==> flow/design.v <==
module Booth4(
    input   wire    [63:0]  A,
    input   wire    [2:0]   B_pp,
    output  reg     [64:0]  PP,
    output  wire    E,
    output  wire    S
);
    assign E = ((B_pp == 3'b000) || (A[63] == B_pp[2])) && (B_pp != 3'b111);
    assign S = B_pp[2];
    always @ (*) begin
        case (B_pp)
            3'b000: PP = 65'b0;
            3'b001: PP = {A[63], A};
            3'b010: PP = {A[63], A};
            3'b011: PP = {A, 1'b0};
            3'b100: PP = ~{A, 1'b0};
            3'b101: PP = ~{A[63], A};
            3'b110: PP = ~{A[63], A};
            3'b111: PP = ~65'b0;
        endcase
    end
endmodule
module booth_mul64(
    input   wire    clk,
    input   wire    nrst,
    input   wire    [63:0]  A,
    input   wire    [63:0]  B,
    output  reg     [127:0] P,
    input   wire    start,
    output  wire    ready
);
    localparam S_IDLE = 2'b00;
    localparam S_LOAD = 2'b01;
    localparam S_BUSY = 2'b10;
    localparam S_FINISH = 2'b11;
    reg [1:0] STATE;
    reg [1:0] next_state;
    reg [5:0] count;
    assign ready = (STATE == S_IDLE);
    reg [63:0] A_buf;
    reg [64:0] B_buf;
    reg [67:0] P_cur;
    reg [63:0] P_sft;
    reg [63:0] Ss;
    wire [64:0] PP;
    wire E, S;
    Booth4 enc(A_buf, B_buf[2:0], PP, E, S);
    always @ (*) begin
        next_state = STATE;
        if (STATE == S_IDLE && start == 1'b1)
            next_state = S_LOAD;
        if (STATE == S_LOAD)
            next_state = S_BUSY;
        if (STATE == S_BUSY && count == 6'd31)
            next_state = S_FINISH;
        if (STATE == S_FINISH)
            next_state = S_IDLE;
    end
    always @ (posedge clk or negedge nrst) begin
        if (~nrst) begin
            STATE <= S_IDLE;
        end
        else begin
            STATE <= next_state;
        end
    end
    always @ (posedge clk or negedge nrst) begin
        if (~nrst) begin
            count <= 6'd0;
        end
        else begin
            if (STATE == S_BUSY)
                count <= count + 1;
            else
                count <= 6'd0;
        end
    end
    always @ (posedge clk or negedge nrst) begin
        if (~nrst) begin
            A_buf <= 64'd0;
            B_buf <= 64'd0;
        end
        else begin
            if (next_state == S_LOAD) begin
                A_buf <= A;
                B_buf <= {B, 1'b0};
            end
            else if (STATE == S_BUSY) begin
                B_buf <= B_buf >> 2;
            end
        end
    end
    always @ (posedge clk or negedge nrst) begin
        if (~nrst) begin
            P_cur <= 68'd0;
            P_sft <= 64'd0;
        end
        else begin
            if (STATE == S_BUSY) begin
                if (count == 6'd0)
                    {P_cur, P_sft} <= {(P_cur + {E, ~E, ~E, PP}), P_sft} >> 2;
                else
                    {P_cur, P_sft} <= {(P_cur + {1'b1, E, PP}), P_sft} >> 2;
            end
            else begin
                P_cur <= 68'd0;
                P_sft <= 64'd0;
            end
        end
    end
    always @ (posedge clk or negedge nrst) begin
        if (~nrst) begin
            Ss <= 64'b0;
        end
        else begin
            if (STATE == S_BUSY) begin
                Ss <= {1'b0, S, Ss[63:2]};
            end
            else begin
                Ss <= 64'd0;
            end
        end
    end
    always @ (posedge clk or negedge nrst) begin
        if (~nrst) begin
            P <= 128'd0;
        end
        else begin
            if (STATE == S_FINISH) begin
                P <= {P_cur[63:0], P_sft} + Ss;
            end
            else if (next_state == S_LOAD) begin
                P <= 128'd0;
            end
        end
    end
endmodule
Step by step through the tools: booth_mul64
Tool output for the design above, in the order of the flow. Lines are those of the file above, counted from 1. Operators: Yosys type, input widths -> output width; for muxes data width and select width s. Cell names lack the library's common part. A cell with - has no value.

Design top: booth_mul64. Clock: clk. Library: sky130hd. Corner: tt_025C_1v80.

Elaborated design
Counts by Yosys on the flattened word-level netlist (proc, flatten, opt, wreduce; memories kept). Register bits leave out memories and registers merged into their read ports (data or address). Print and check cells are left out. Cells with the same type and inputs are merged into one.

The figure for bits in registers is 458. For bits in latches the number is 0. The entry for bits in writable memories reads 0. The entry for memory bits (read-only) reads 0. The figure for word width x clocked read ports is 0. Memories: 0. The entry for input port bits reads 131. Output and inout bits: 129. The entry for word-level cells reads 55.

Add/subtract/negate cells: 4. For $mul the number is 0. The figure for divide/modulo/power cells is 0. The figure for magnitude comparators is 0. The entry for equal/unequal tests reads 14. The entry for shifts and indexed selects reads 0. The figure for mux-type cells is 15. The entry for bitwise operators reads 3. Reduce/logical cells: 11.

Operator list (count): $pmux 65 s6 (1); $mux 128 (2); $mux 66 (2); $not 65->65 (2); $mux 65 (2); $add 128x63->128 (1); $mux 64 (2); $add 66x67->68 (1); $add 66x68->68 (1); $mux 63 (1); $eq 3x3->1 const B (4); $mux 2 (4); $eq 3x2->1 const B (2); $add 6x1->6 const B (1); $eq 6x5->1 const B (1); $logic_not 6->1 (1); $mux 6 (1); $eq 2x1->1 const B (2); $eq 2x2->1 const B (2); $reduce_bool 2->1 (2); $reduce_or 2->1 (2); $logic_and 1x1->1 (3); $eq 3x1->1 const B (1); $ne 3x3->1 const B (1); $logic_not 3->1 (1); $logic_not 2->1 (1); $eq 1x1->1 (1); $logic_or 1x1->1 (1); $not 1->1 (1).

Logic depth
Longest topological path by Yosys (ltp), each cell counted once; first at word level (registers and memories cut), then after technology mapping (sequential cells cut; the memories' decode and read muxes count).

For depth after elaboration the number is 9. The figure for ABC_AREA is 0. Depth in mapped cells: 20. The figure for gate-level depth less buffers is 17.

Mapped cells and area
Source: synth_stat.txt of the flow (Yosys; design flattened, memories mapped). It holds for the ABC_AREA given above (unset counts as 0); a run with the other value may have another netlist. Totals and module areas in this step are rounded.

Cells by type: dfrtp_1 (count 428, total area 1.07E+04 um^2); nand2_1 (count 534, total area 2E+03 um^2); ha_1 (count 103, total area 1.29E+03 um^2); o21ai_0 (count 229, total area 1.15E+03 um^2); nor2_1 (count 266, total area 998.458 um^2); xnor2_1 (count 107, total area 937.149 um^2); a21oi_1 (count 165, total area 825.792 um^2); and2_1 (count 116, total area 725.696 um^2); xor2_1 (count 82, total area 718.189 um^2); mux2i_1 (count 66, total area 660.634 um^2); clkbuf_1 (count 159, total area 596.822 um^2); a221oi_1 (count 67, total area 586.813 um^2); o22ai_1 (count 70, total area 437.92 um^2); a21o_1 (count 56, total area 420.403 um^2); nand3_1 (count 57, total area 285.274 um^2); a31oi_1 (count 36, total area 225.216 um^2); nand4_1 (count 33, total area 206.448 um^2); and3_1 (count 30, total area 187.68 um^2).

Other cell types: 56; their cells: 294.

For standard cells after synthesis the number is 2898. The figure for mapped area is 25100 um^2. The figure for area of sequential cells is 10700 um^2. Flip-flop cells: 429. The entry for buffers reads 179.

By module: a second synthesis without flattening, with its own total; a netlist apart from the flattened one above.

The figure for cells (unflattened synthesis) is 2871. Under area (unflattened synthesis) stands 25500 um^2.

Rows give one instance, submodules left out.

By module: booth_mul64 (times used 1, cells 2552, area 23200 um^2, sequential area 10700 um^2); Booth4 (times used 1, cells 319, area 2270 um^2, sequential area 0.0 um^2).

Path before layout
OpenSTA on the mapped netlist: ideal clock, no wires. The path of least setup slack (recovery checks aside). Input and output delay are each 20% of the period. Register names are those of the netlist, which keeps one name where synthesis merged equal registers.

Kind: reg2reg. From: register B_buf[1]. To: register P_cur[63]. The entry for period reads 6.0 ns. Setup time: 0.128 ns. For time at the first pin the number is 0.000 ns. Data arrival time: 4.128 ns. The figure for data required time is 5.872 ns. Under slack stands 1.745 ns. The figure for delay of the path is 4.256 ns. The figure for stages is 19. The figure for path buffers is 2. Under period reached after synthesis stands 4.255 ns.

"delay of the path" is the arrival time less input delay plus setup time. "stages": output pins that drive a net of the path, with the launching flip-flop's if there is one; two outputs of one cell count as two. "period reached after synthesis" = period - worst setup slack (recovery checks aside). The figure is calculated, with input and output delays left at 20% of the set period. Between the ends stands the longest chain of elaborated cells between them, by number of cells; it is not shown to be the way that was timed. Of several equally long chains one is given. A line is the first line of the expression or statement that the cell stems from. Yosys adds cells for indexed reads and writes and turns some case tables into memories. A register here has more assigning lines than the two given.

Path through: dfrtp_1 -> clkbuf_1 -> clkbuf_1 -> o22ai_1 -> nor2_1 -> nor2_1 -> a221oi_1 -> ha_1 -> a21oi_1 -> a2111oi_4 -> o21ai_2 -> o21ai_2 -> a21oi_2 -> o41a_1 -> o21a_1 -> o211ai_2 -> a31oi_1 -> o221ai_2 -> mux2_1. For cells in the longest elaborated chain the number is 7. Elaborated cells on any way between the ends: 19. Those cells by class: 2 x add/sub; 8 x eq/ne; 3 x mux; 1 x logic; 5 x reduce/logical.

RTL lines, path after synthesis: start: declaration (line 41) `reg [64:0] B_buf;`; start: assignment (line 86) `B_buf <= {B, 1'b0};`; start: assignment (line 89) `B_buf <= B_buf >> 2;`; $logic_not 3->1 (line 8) `assign E = ((B_pp == 3'b000) || (A[63] == B_pp[2])) && (B_pp != 3'b111);`; $logic_or 1x1->1 (line 8); $logic_and 1x1->1 (line 8); $not 1->1 (line 101) `{P_cur, P_sft} <= {(P_cur + {E, ~E, ~E, PP}), P_sft} >> 2;`; $add 66x68->68 (line 101); $mux 66 (line 100) `if (count == 6'd0)`; $mux 66 (line 99) `if (STATE == S_BUSY) begin`; end: assignment (line 95) `P_cur <= 68'd0;`; end: assignment (line 106) `P_cur <= 68'd0;`.

Worst path after layout
Path of least setup slack in the final report of run A (OpenROAD, finished layout, wires in). Where an end is a register, its clock arrival counts in the times.

Kind: reg2reg. From: register B_buf[1]. To: register P_cur[63]. The entry for period reads 5.13 ns. Setup time: 0.11 ns. For time at the first pin the number is 0.61 ns. Data arrival time: 5.27 ns. The figure for data required time is 5.62 ns. Under slack stands 0.34 ns. The figure for stages is 17. The figure for path buffers is 1.

Between the ends stands the longest chain of elaborated cells between them, by number of cells; it is not shown to be the way that was timed. Of several equally long chains one is given. A register here has more assigning lines than the two given.

Path through: dfrtp_4 -> xor2_1 -> and2_2 -> buf_4 -> a221oi_1 -> ha_1 -> nand2_1 -> a2111oi_4 -> o21ai_2 -> o21ai_2 -> a21oi_2 -> o41a_1 -> o21a_1 -> o211ai_2 -> a31oi_1 -> o221ai_2 -> mux2_1. For cells in the longest elaborated chain the number is 7. Elaborated cells on any way between the ends: 19. Those cells by class: 2 x add/sub; 8 x eq/ne; 3 x mux; 1 x logic; 5 x reduce/logical.

RTL lines, path after layout: start: declaration (line 41) `reg [64:0] B_buf;`; start: assignment (line 86) `B_buf <= {B, 1'b0};`; start: assignment (line 89) `B_buf <= B_buf >> 2;`; $logic_not 3->1 (line 8) `assign E = ((B_pp == 3'b000) || (A[63] == B_pp[2])) && (B_pp != 3'b111);`; $logic_or 1x1->1 (line 8); $logic_and 1x1->1 (line 8); $not 1->1 (line 101) `{P_cur, P_sft} <= {(P_cur + {E, ~E, ~E, PP}), P_sft} >> 2;`; $add 66x68->68 (line 101); $mux 66 (line 100) `if (count == 6'd0)`; $mux 66 (line 99) `if (STATE == S_BUSY) begin`; end: assignment (line 95) `P_cur <= 68'd0;`; end: assignment (line 106) `P_cur <= 68'd0;`.

Design booth_mul64 on sky130hd. What follows are 2 stored runs of the flow, each under its own settings; their order means nothing. The constraints put input and output delay at 20% of the set period each and load the outputs with 0.01 pF. "achieved clock period": clock period set for the run, less the worst setup slack. It is reckoned from that one timing run; input and output delays stay at 20% of the period that was set. "allowed time less slack (worst setup path)": the worst setup path's part of the clock period (all of it between registers, 20% less for each end at a port) less its slack. A launch clock that arrives late makes it longer, a capture clock that arrives late makes it shorter. "total design power" rests on the timing tool's default activity at the inputs, not on a simulated workload. The measured numbers are rounded.

Files of run A:
==> flow/run.sh <==
#!/bin/bash
# the make line also repeats the synthesis and layout settings of config.mk as NAME=value (left out here)
make -C /OpenROAD-flow-scripts/flow DESIGN_CONFIG=/design/flow/config.mk WORK_HOME=/design/flow/orfs CLKGATE_MAP_FILE= finish
==> flow/config.mk <==
export PLATFORM = sky130hd
export DESIGN_NAME = booth_mul64
export DESIGN_NICKNAME = booth_mul64
export VERILOG_FILES = /design/flow/design.v
export SDC_FILE = /design/flow/constraint.sdc
export NUM_CORES = 4
export LEC_CHECK = 0
export CAP_MARGIN = 20
export CORE_MARGIN = 2
export CORE_UTILIZATION = 40
export SLEW_MARGIN = 20
==> flow/constraint.sdc <==
create_clock -name core_clock -period 5.13 [get_ports {clk}]
set_input_delay 1.0260 -clock core_clock [delete_from_list [all_inputs] [get_ports {clk}]]
set_output_delay 1.0260 -clock core_clock [all_outputs]
set_load 0.01 [all_outputs]

Results of run A. The allowed time less slack (worst setup path) is 4.79 ns. Type of the worst setup path: reg2reg. The measured setup slack of the worst path is 0.343 ns. For the achieved clock period the run shows 4.787 ns. For the full die area the run shows 64700 um^2. For the total design power the run shows 17.2 mW. The worst hold slack reads 0.478 ns. For the utilization after layout the run shows 48.9 %. The synthesized cell area stands at 25100 um^2. The standard-cell area after routing is 30200 um^2. The sum of negative setup slack is 0.000 ns.

Files of run B:
==> flow/run.sh <==
#!/bin/bash
# the make line also repeats the synthesis and layout settings of config.mk as NAME=value (left out here)
make -C /OpenROAD-flow-scripts/flow DESIGN_CONFIG=/design/flow/config.mk WORK_HOME=/design/flow/orfs CLKGATE_MAP_FILE= finish
==> flow/config.mk <==
export PLATFORM = sky130hd
export DESIGN_NAME = booth_mul64
export DESIGN_NICKNAME = booth_mul64
export VERILOG_FILES = /design/flow/design.v
export SDC_FILE = /design/flow/constraint.sdc
export NUM_CORES = 4
export LEC_CHECK = 0
export ABC_AREA = 0
export CAP_MARGIN = 20
export CELL_PAD_IN_SITES_GLOBAL_PLACEMENT = 3
export CORE_MARGIN = 6
export CORE_UTILIZATION = 16
export CTS_CLUSTER_DIAMETER = 385
export GPL_TIMING_DRIVEN = 0
export MAX_ROUTING_LAYER = met5
export MIN_ROUTING_LAYER = met2
export PLACE_DENSITY_LB_ADDON = 0.16
export SLEW_MARGIN = 5
==> flow/constraint.sdc <==
create_clock -name core_clock -period 8.11 [get_ports {clk}]
set_input_delay 1.6220 -clock core_clock [delete_from_list [all_inputs] [get_ports {clk}]]
set_output_delay 1.6220 -clock core_clock [all_outputs]
set_load 0.01 [all_outputs]

Results of run B. The allowed time less slack (worst setup path) is 6.23 ns. Type of the worst setup path: reg2reg. The measured setup slack of the worst path is 1.88 ns. For the achieved clock period the run shows 6.230 ns. For the full die area the run shows 166000 um^2. For the total design power the run shows 12.0 mW. The worst hold slack reads 0.455 ns. For the utilization after layout the run shows 21.2 %. The synthesized cell area stands at 25100 um^2. The standard-cell area after routing is 32700 um^2. The sum of negative setup slack is 0.000 ns.
